==> flow/design.v <==
    `timescale 1ns / 1ps
    module chip8_cpu (
        input wire clk,
        input wire reset,
        input wire [7:0] mem_data_in,
        input wire [15:0] key_pressed,
        output reg mem_read,
        output reg [11:0] mem_addr_out,
        output reg [7:0] mem_data_out,
        output reg mem_write
    );
        reg [11:0]    pc;
        reg [11:0]    I;
        reg [7:0]     V[0:15];
        reg [15:0]    opcode;
        reg [3:0]     state;
        reg [3:0]     pc_data;
        reg [11:0]    stack[0:15];
        reg [7:0]     opcode_fh;
        reg [7:0]     opcode_sh;
        reg [7:0]     delay_timer,sound_timer; 
        reg [20:0]    one_hz;
        reg [3:0]     i;
        reg [15:0]    lfsr;       
        reg [1:0]     bcd_step;   
        wire [7:0]    vx = V[opcode[11:8]];
        wire [7:0]    vy = V[opcode[7:4]];
        wire [8:0]    add_xy = {1'b0, vx} + {1'b0, vy};
        wire [7:0]    bcd_h = vx / 8'd100;
        wire [7:0]    bcd_t = (vx / 8'd10) % 8'd10;
        wire [7:0]    bcd_o = vx % 8'd10;
        reg  [3:0]    key_idx;
        integer       k;
        always @(*) begin
            key_idx = 4'd0;
            for (k = 15; k >= 0; k = k - 1)
                if (key_pressed[k]) key_idx = k[3:0];
        end
        localparam FETCH1 = 0;
        localparam FETCH1_WAIT = 1;
        localparam FETCH2 = 2;
        localparam FETCH2_WAIT = 3;
        localparam LASTFETCH = 4;
        localparam EXECUTE = 5;
        localparam LASTFETCH_WAIT = 6;
        localparam STORE = 7;
        localparam RETRIEVE = 8;
        localparam RETRIEVE_WAIT = 9;
        localparam RETRIEVE_WAIT2 = 10;
        localparam BCD = 11;
        localparam KEYWAIT = 12;
        always @(posedge clk or posedge reset) begin
            if(reset) begin
                pc <= 12'h200;
                state <= FETCH1;
                opcode <= 0;
                I <= 12'd0;
                opcode_fh <= 0;
                opcode_sh <= 0;
                mem_read <= 0;
                mem_write <= 0;
                delay_timer <= 0;
                pc_data <= 0;
                one_hz <= 0;
                sound_timer <= 0;
                lfsr <= 16'hACE1;
                bcd_step <= 0;
            end else begin
                if (one_hz == 833333) begin  
                    one_hz <= 0;
                    if (delay_timer > 0)
                        delay_timer <= delay_timer - 1;
                    if (sound_timer > 0)
                        sound_timer <= sound_timer - 1;
                end else begin
                    one_hz <= one_hz + 1;
                end
                mem_read <= 0;
                mem_write <= 0;
            case(state)
                FETCH1: begin
                    mem_addr_out <= pc;
                    mem_read <= 1;
                    state <= FETCH1_WAIT;
                end
                FETCH1_WAIT: begin
                    state <= FETCH2;
                end
                FETCH2: begin
                    opcode_fh <= mem_data_in;
                    mem_addr_out <= pc + 1;
                    mem_read <= 1;
                    state <= FETCH2_WAIT;
                end
                FETCH2_WAIT: begin
                    state <= LASTFETCH;
                end
                LASTFETCH: begin
                    opcode_sh <= mem_data_in;
                    state <= LASTFETCH_WAIT;
                end 
                LASTFETCH_WAIT: begin
                    opcode <= {opcode_fh, opcode_sh};
                    state <= EXECUTE;
                end
                EXECUTE: begin
                    pc <= pc + 2;
                    state <= FETCH1;
                    case(opcode[15:12])                     
                        4'h6: begin
                            V[opcode[11:8]] <= opcode[7:0];
                        end
                        4'h7: begin
                            V[opcode[11:8]] <= V[opcode[11:8]] + opcode[7:0];
                        end
                        4'h1: begin
                            pc <= opcode[11:0];
                        end 
                        4'h2: begin
                            stack[pc_data] <= pc + 2;
                            pc <= opcode[11:0];
                            pc_data <= pc_data + 1;
                        end
                        4'h9: begin
                            if (vx != vy)
                                pc <= pc + 4;
                        end
                        4'h5: begin
                            if (vx == vy)
                                pc <= pc + 4;
                        end
                        4'h3: begin
                            if (vx == opcode[7:0])
                                pc <= pc + 4;
                        end
                        4'h4: begin
                            if (vx != opcode[7:0])
                                pc <= pc + 4;
                        end
                        4'h8: begin
                            case(opcode[3:0])
                                4'h0: V[opcode[11:8]] <= vy;
                                4'h1: V[opcode[11:8]] <= vx | vy;
                                4'h2: V[opcode[11:8]] <= vx & vy;
                                4'h3: V[opcode[11:8]] <= vx ^ vy;
                                4'h4: begin
                                    V[opcode[11:8]] <= add_xy[7:0];
                                    V[15] <= {7'd0, add_xy[8]};
                                end
                                4'h5: begin
                                    V[opcode[11:8]] <= vx - vy;
                                    V[15] <= {7'd0, vx >= vy};
                                end
                                4'h6: begin
                                    V[opcode[11:8]] <= vx >> 1;
                                    V[15] <= {7'd0, vx[0]};
                                end 
                                4'h7: begin
                                    V[opcode[11:8]] <= vy - vx;
                                    V[15] <= {7'd0, vy >= vx};
                                end
                                4'hE: begin
                                    V[opcode[11:8]] <= vx << 1;
                                    V[15] <= {7'd0, vx[7]};
                                end
                                default: ;
                            endcase
                        end
                        4'hA: begin 
                            I <= opcode[11:0];
                        end
                        4'hB: begin
                            pc <= opcode[11:0] + {4'd0, V[0]};
                        end
                        4'hC: begin
                            V[opcode[11:8]] <= opcode[7:0] & lfsr[7:0];
                            lfsr <= {lfsr[14:0], lfsr[15] ^ lfsr[13] ^ lfsr[12] ^ lfsr[10]};
                        end
                        4'hE: begin
                            case(opcode[7:0])
                                8'h9E: begin
                                    if (key_pressed[vx[3:0]])
                                        pc <= pc + 4;
                                end
                                8'hA1: begin
                                    if (key_pressed[vx[3:0]] != 1)
                                        pc <= pc + 4;
                                end
                                default: ;
                            endcase        
                        end    
                        4'hF: begin
                            case(opcode[7:0])
                                8'h07: begin
                                    V[opcode[11:8]] <= delay_timer;
                                end
                                8'h0A: begin
                                    pc <= pc;
                                    state <= KEYWAIT;
                                end
                                8'h15: begin
                                    delay_timer <= V[opcode[11:8]];
                                end
                                8'h18: begin
                                    sound_timer <= V[opcode[11:8]];
                                end
                                8'h1E: begin
                                    I <= I + V[opcode[11:8]];
                                end
                                8'h29: begin
                                    I <= {8'd0, vx[3:0]} * 12'd5;
                                end
                                8'h33: begin
                                    pc <= pc;
                                    bcd_step <= 0;
                                    state <= BCD;
                                end
                                8'h55: begin
                                    pc <= pc;
                                    i <= 0;
                                    state <= STORE;
                                end
                                8'h65: begin
                                    pc <= pc;
                                    i <= 0;
                                    state <= RETRIEVE;
                                end 
                                default: ;
                            endcase
                        end
                        4'hD: begin    
                        end
                        4'h0: begin
                            if (opcode[11:0] == 12'h0EE) begin
                                pc <= stack[pc_data - 1];
                                pc_data <= pc_data - 1;
                            end
                        end
                        default: ;
                    endcase 
                end
                STORE: begin 
                    mem_addr_out <= I + i;
                    mem_data_out <= V[i];
                    mem_write <= 1;
                    if (i == opcode[11:8]) begin
                        pc <= pc + 2;
                        state <= FETCH1;
                    end else begin
                        i <= i+1;
                        state <= STORE;
                    end
                end
                RETRIEVE: begin
                    mem_addr_out <= I + i;
                    mem_read <= 1;
                    state <= RETRIEVE_WAIT;
                end
                RETRIEVE_WAIT: begin
                    state <= RETRIEVE_WAIT2;
                end
                RETRIEVE_WAIT2: begin
                  V[i] <= mem_data_in;
                  if (i == opcode[11:8]) begin
                      pc <= pc + 2;
                      state <= FETCH1;
                  end else begin
                      i <= i + 1;
                      state <= RETRIEVE;
                  end
                end
                BCD: begin
                    mem_addr_out <= I + bcd_step;
                    mem_data_out <= (bcd_step == 0) ? bcd_h : (bcd_step == 1) ? bcd_t : bcd_o;
                    mem_write <= 1;
                    if (bcd_step == 2) begin
                        pc <= pc + 2;
                        state <= FETCH1;
                    end else begin
                        bcd_step <= bcd_step + 1;
                    end
                end
                KEYWAIT: begin
                    if (key_pressed != 16'd0) begin
                        V[opcode[11:8]] <= {4'd0, key_idx};
                        pc <= pc + 2;
                        state <= FETCH1;
                    end
                end
                default: state <= FETCH1;
            endcase
          end
        end
    endmodule
* From RTL to reports: chip8_cpu
Tool output for the design above, in the order of the flow. Line numbers count from 1 in the design file above. Operators: Yosys type, input widths -> output width; for muxes data width and select width s. Library cell names are shortened. A cell with -- has no value.
Inputs: top module chip8_cpu, clock clk, library sky130hd, library corner tt_025C_1v80

* After elaboration
Counts by Yosys on the flattened word-level netlist (proc, flatten, opt, wreduce). Print and check cells are left out.
Cells by class: order comparisons 3, shifts and indexed selects 1, reduce/logical cells 66, multiply operators 1, muxes and demuxes 385, divide/modulo/power cells 4, add/sub/neg operators 17, bitwise gates (word level) 8, equal/unequal tests 377
Operators by type and width (count):
- $mux 8 | 279
- $pmux 8 s9 | 16
- $pmux 8 s5 | 16
- $ne 4x4->1 const B | 139
- $pmux 8 s3 | 16
- $pmux 8 s16 | 3
- $reduce_and 21->1 | 15
- $eq 4x4->1 const B | 53
- $ne 3x3->1 const B | 67
- $pmux 12 s16 | 1
- $mux 12 | 11
- $eq 4x3->1 const B | 32
- $pmux 12 s9 | 1
- $pmux 12 s4 | 2
- $mux 4 | 24
- $ne 2x2->1 const B | 40
- $pmux 12 s2 | 3
- $reduce_and 4->1 | 17
- $eq 4x2->1 const B | 16
- $mod 8x4->8 const B | 2
- $div 8x7->8 const B | 1
- $pmux 4 s13 | 1
- $eq 4x1->1 const B | 8
- $logic_not 4->1 | 8
- $div 8x4->8 const B | 1
- $add 12x8->12 | 2
- $add 21x1->21 const B | 1
- $eq 21x20->1 const B | 1
Other operator kinds: 57; their cells: 86.
Bit counts: flip-flop bits (word level) 457, bits of input ports 26, output and inout bits 22, cells after elaboration 910

* Logic depth
Yosys ltp: most cells in a row. Word level: on the elaborated netlist, between registers, memories and ports. Mapped: between sequential cells and ports; inverters and the memories' decode and read muxes count.
Depth: word-level depth 19, ABC_AREA 0, depth in mapped cells 59, gate-level depth less buffers 56

* Synthesis result
Source: synth_stat.txt of the flow (Yosys; design flattened, memories mapped). It holds for the ABC_AREA given above (unset counts as 0); a run with the other value may have another netlist. Totals and module areas in this step are rounded.
Mapped netlist: cell count 2738, mapped flip-flops 466, buffers 170, mapped area 28300 um2, sequential part of the area 13400 um2
Cells by type:
- edfxtp_1 | count 344, total area 1.03E+04 um2
- dfrtp_1 | count 112, total area 2.8E+03 um2
- ha_1 | count 112, total area 1.4E+03 um2
- nand2_1 | count 252, total area 945.907 um2
- o21ai_0 | count 180, total area 900.864 um2
- nor2_1 | count 209, total area 784.502 um2
- a21oi_1 | count 145, total area 725.696 um2
- xnor2_1 | count 72, total area 630.605 um2
- mux2_2 | count 53, total area 596.822 um2
- a22oi_1 | count 76, total area 570.547 um2
- a221oi_1 | count 63, total area 551.779 um2
- mux2i_1 | count 49, total area 490.47 um2
- clkbuf_1 | count 124, total area 465.446 um2
- nand3_1 | count 87, total area 435.418 um2
- a22o_1 | count 45, total area 394.128 um2
- xor2_1 | count 45, total area 394.128 um2
- inv_1 | count 87, total area 326.563 um2
- dfstp_2 | count 10, total area 262.752 um2
Not listed: further types 90, cells in them 673.

* Timing after synthesis
Path of least setup slack by OpenSTA after synthesis, without wires, with an ideal clock, recovery checks aside; 20% of the period is set as input and as output delay. Where synthesis merged equal registers, the netlist keeps one of their names.
Timing post-synthesis: kind register -> register, from reg opcode[8], to reg mem_data_out[2], library setup time 0.261 ns, launch time at the first pin 0.000 ns, path slack 0.801 ns, delay of the path 11.199 ns, buffers on the path 2, clock period 12.0 ns, stages on the path 55, arrival time 10.938 ns, required time 11.739 ns, synthesis period reached 11.199 ns
"delay of the path" = arrival - input delay + setup time. "stages on the path": output pins that drive a net of the path, with the launching flip-flop's if there is one; two outputs of one cell count as two. "synthesis period reached" = period - worst setup slack (recovery checks aside). The figure is calculated, with input and output delays left at 20% of the set period. The rows between start and end are the longest chain of elaborated cells between them; the timing report does not say that the signal goes this way. Where chains are equally long, one stands for them. Each line given opens the expression or statement behind the cell; cells for indexed reads and writes are added by Yosys, which also makes memories of some case tables.
On the way, post-synthesis: cell sequence dfrtp_1 > buf_4 > nand2_1 > nor3_1 > or4_1 > o32a_4 > buf_2 > ha_1 > nand3_1 > nor4b_2 > a21oi_2 > mux2i_4 > ha_1 > o21ai_0 > a21oi_1 > mux2i_1 > ha_1 > o21a_1 > [... 19 more ...] > a31o_2 > o31ai_2 > xnor2_1 > mux2_2 > ha_1 > nand2_1 > nor3b_1 > mux2i_1 > nor2b_1 > o311a_1 > a211o_1 > nor4_4 > or3_1 > nand2_1 > inv_2 > ha_1 > a21o_1 > a221o_1, cells in the longest elaborated chain 7, elaborated cells between the ends (all ways) 24, classes of those cells 4 x div; 15 x eq/ne; 4 x mux; 1 x reduce/logical
RTL lines, path post-synthesis:
- from (decl) | RTL line 15 | reg [15:0]    opcode;
- from (assign) | RTL line 56 | opcode <= 0;
- from (assign) | RTL line 103 | opcode <= {opcode_fh, opcode_sh};
- $eq 4x4->1 | RTL line 26 | wire [7:0]    vx = V[opcode[11:8]];
- $pmux 8 s16 | RTL line 26
- $div 8x4->8 | RTL line 30 | wire [7:0]    bcd_t = (vx / 8'd10) % 8'd10;
- $mod 8x4->8 | RTL line 30
- $mux 8 x2 | RTL line 274 | mem_data_out <= (bcd_step == 0) ? bcd_h : (bcd_step == 1) ? bcd_t : bcd_o;
- $pmux 8 s2 | RTL line 80 | case(state)
- to (assign) | RTL line 244 | mem_data_out <= V[i];
- to (assign) | RTL line 274
- to (decl) | RTL line 9 | output reg [7:0] mem_data_out,

* Timing after layout
Path of least setup slack in the final report of job 1 (OpenROAD, finished layout, wires in). Where an end is a register, its clock arrival counts in the times.
Timing post-layout: kind register -> register, from reg opcode[9], to reg mem_data_out[2], required time 12.35 ns, library setup time 0.22 ns, path slack 0.54 ns, launch time at the first pin 0.61 ns, buffers on the path 1, clock period 12.0 ns, arrival time 11.81 ns, stages on the path 54
The rows between start and end are the longest chain of elaborated cells between them; the timing report does not say that the signal goes this way. Where chains are equally long, one stands for them.
On the way, post-layout: cell sequence dfrtp_2 > buf_4 > a21oi_1 > a2111oi_0 > or4_1 > o32a_4 > ha_1 > nand3_1 > nor3_1 > a21oi_2 > mux2i_4 > ha_1 > o21ai_1 > a21oi_2 > mux2i_2 > ha_1 > o21a_1 > o21a_1 > [... 18 more ...] > a31o_2 > o31ai_2 > xnor2_1 > mux2_2 > ha_1 > nand2_1 > nor3b_4 > mux2i_1 > nor2b_1 > o311a_1 > a211o_1 > nor4_4 > or3_1 > nand2_2 > inv_2 > ha_1 > a21o_1 > a221o_1, cells in the longest elaborated chain 7, elaborated cells between the ends (all ways) 24, classes of those cells 4 x div; 15 x eq/ne; 4 x mux; 1 x reduce/logical
RTL lines, path post-layout:
- from (decl) | RTL line 15 | reg [15:0]    opcode;
- from (assign) | RTL line 56 | opcode <= 0;
- from (assign) | RTL line 103 | opcode <= {opcode_fh, opcode_sh};
- $eq 4x4->1 | RTL line 26 | wire [7:0]    vx = V[opcode[11:8]];
- $pmux 8 s16 | RTL line 26
- $div 8x4->8 | RTL line 30 | wire [7:0]    bcd_t = (vx / 8'd10) % 8'd10;
- $mod 8x4->8 | RTL line 30
- $mux 8 x2 | RTL line 274 | mem_data_out <= (bcd_step == 0) ? bcd_h : (bcd_step == 1) ? bcd_t : bcd_o;
- $pmux 8 s2 | RTL line 80 | case(state)
- to (assign) | RTL line 244 | mem_data_out <= V[i];
- to (assign) | RTL line 274
- to (decl) | RTL line 9 | output reg [7:0] mem_data_out,

FLOW RESULTS
============

Top module chip8_cpu; platform sky130hd; tools Yosys and OpenROAD; 3 stored runs in no particular order. Input and output delays are each 20% of the period that was set; the output load is 0.01 pF.
"clock period reached" = clock period - worst setup slack. The figure is calculated, with input and output delays left at 20% of the set period.
By "time of the worst setup path" is meant the share of the clock period that the worst setup path is allowed (20% is reserved at inputs, 20% at outputs), minus its slack. Clock arrival times at its registers enter into it.
By "power consumption" is meant OpenSTA's value without simulated activity: inputs other than the clock are taken to toggle once in ten clock periods, and the tool carries that through the logic.
Measured values are rounded.

[job 1] flow files
==> flow/run.sh <==
#!/bin/bash
# the make line also repeats the synthesis and layout settings of config.mk as NAME=value (left out here)
make -C /OpenROAD-flow-scripts/flow DESIGN_CONFIG=/design/flow/config.mk WORK_HOME=/design/flow/orfs CLKGATE_MAP_FILE= finish
==> flow/config.mk <==
export PLATFORM = sky130hd
export DESIGN_NAME = chip8_cpu
export DESIGN_NICKNAME = chip8_cpu
export VERILOG_FILES = /design/flow/design.v
export SDC_FILE = /design/flow/constraint.sdc
export NUM_CORES = 4
export LEC_CHECK = 0
export CAP_MARGIN = 40
export CELL_PAD_IN_SITES_GLOBAL_PLACEMENT = 1
export CORE_MARGIN = 2
export CORE_UTILIZATION = 30
export CTS_CLUSTER_DIAMETER = 150
export CTS_CLUSTER_SIZE = 84
export GPL_ROUTABILITY_DRIVEN = 0
export HOLD_SLACK_MARGIN = 0.29
export MAX_ROUTING_LAYER = met4
export SLEW_MARGIN = 20
export TNS_END_PERCENT = 35
==> flow/constraint.sdc <==
create_clock -name core_clock -period 12.0 [get_ports {clk}]
set_input_delay 2.4000 -clock core_clock [delete_from_list [all_inputs] [get_ports {clk}]]
set_output_delay 2.4000 -clock core_clock [all_outputs]
set_load 0.01 [all_outputs]

[job 1] result: utilization after layout 33.8%; time of the worst setup path 11.46 ns; class of the worst setup path register -> register; standard-cell area of the final layout 31600 um2; post-synthesis cell area 28300 um2; worst hold slack 0.375 ns; clock period reached 11.458 ns; post-route setup TNS 0.000 ns; worst slack on setup checks 0.542 ns; die area 96600 um2; power consumption 4090 uW

[job 2] flow files
==> flow/run.sh <==
#!/bin/bash
# the make line also repeats the synthesis and layout settings of config.mk as NAME=value (left out here)
make -C /OpenROAD-flow-scripts/flow DESIGN_CONFIG=/design/flow/config.mk WORK_HOME=/design/flow/orfs CLKGATE_MAP_FILE= finish
==> flow/config.mk <==
export PLATFORM = sky130hd
export DESIGN_NAME = chip8_cpu
export DESIGN_NICKNAME = chip8_cpu
export VERILOG_FILES = /design/flow/design.v
export SDC_FILE = /design/flow/constraint.sdc
export NUM_CORES = 4
export LEC_CHECK = 0
export ABC_AREA = 1
export CAP_MARGIN = 20
export CELL_PAD_IN_SITES_DETAIL_PLACEMENT = 2
export CORE_ASPECT_RATIO = 0.62
export CORE_MARGIN = 2
export CORE_UTILIZATION = 49
export CTS_CLUSTER_DIAMETER = 329
export GPL_ROUTABILITY_DRIVEN = 1
export GPL_TIMING_DRIVEN = 1
export HOLD_SLACK_MARGIN = 0.01
export MAX_ROUTING_LAYER = met4
export MIN_ROUTING_LAYER = met1
export SLEW_MARGIN = 20
==> flow/constraint.sdc <==
create_clock -name core_clock -period 11.0 [get_ports {clk}]
set_input_delay 2.2000 -clock core_clock [delete_from_list [all_inputs] [get_ports {clk}]]
set_output_delay 2.2000 -clock core_clock [all_outputs]
set_load 0.01 [all_outputs]

[job 2] result: unfinished; error DPL-0033 in clock tree synthesis

[job 3] flow files
==> flow/run.sh <==
#!/bin/bash
# the make line also repeats the synthesis and layout settings of config.mk as NAME=value (left out here)
make -C /OpenROAD-flow-scripts/flow DESIGN_CONFIG=/design/flow/config.mk WORK_HOME=/design/flow/orfs CLKGATE_MAP_FILE= finish
==> flow/config.mk <==
export PLATFORM = sky130hd
export DESIGN_NAME = chip8_cpu
export DESIGN_NICKNAME = chip8_cpu
export VERILOG_FILES = /design/flow/design.v
export SDC_FILE = /design/flow/constraint.sdc
export NUM_CORES = 4
export LEC_CHECK = 0
export ABC_AREA = 1
export CAP_MARGIN = 35
export CELL_PAD_IN_SITES_DETAIL_PLACEMENT = 2
export CELL_PAD_IN_SITES_GLOBAL_PLACEMENT = 1
export CORE_ASPECT_RATIO = 0.62
export CORE_MARGIN = 9
export CORE_UTILIZATION = 49
export CTS_CLUSTER_DIAMETER = 329
export CTS_CLUSTER_SIZE = 90
export GPL_ROUTABILITY_DRIVEN = 1
export GPL_TIMING_DRIVEN = 1
export MAX_ROUTING_LAYER = met5
export MIN_ROUTING_LAYER = met1
export PLACE_DENSITY_LB_ADDON = 0.28
export SLEW_MARGIN = 35
export TNS_END_PERCENT = 80
==> flow/constraint.sdc <==
create_clock -name core_clock -period 17.5 [get_ports {clk}]
set_input_delay 3.5000 -clock core_clock [delete_from_list [all_inputs] [get_ports {clk}]]
set_output_delay 3.5000 -clock core_clock [all_outputs]
set_load 0.01 [all_outputs]

[job 3] result: unfinished; error DPL-0033 in placement
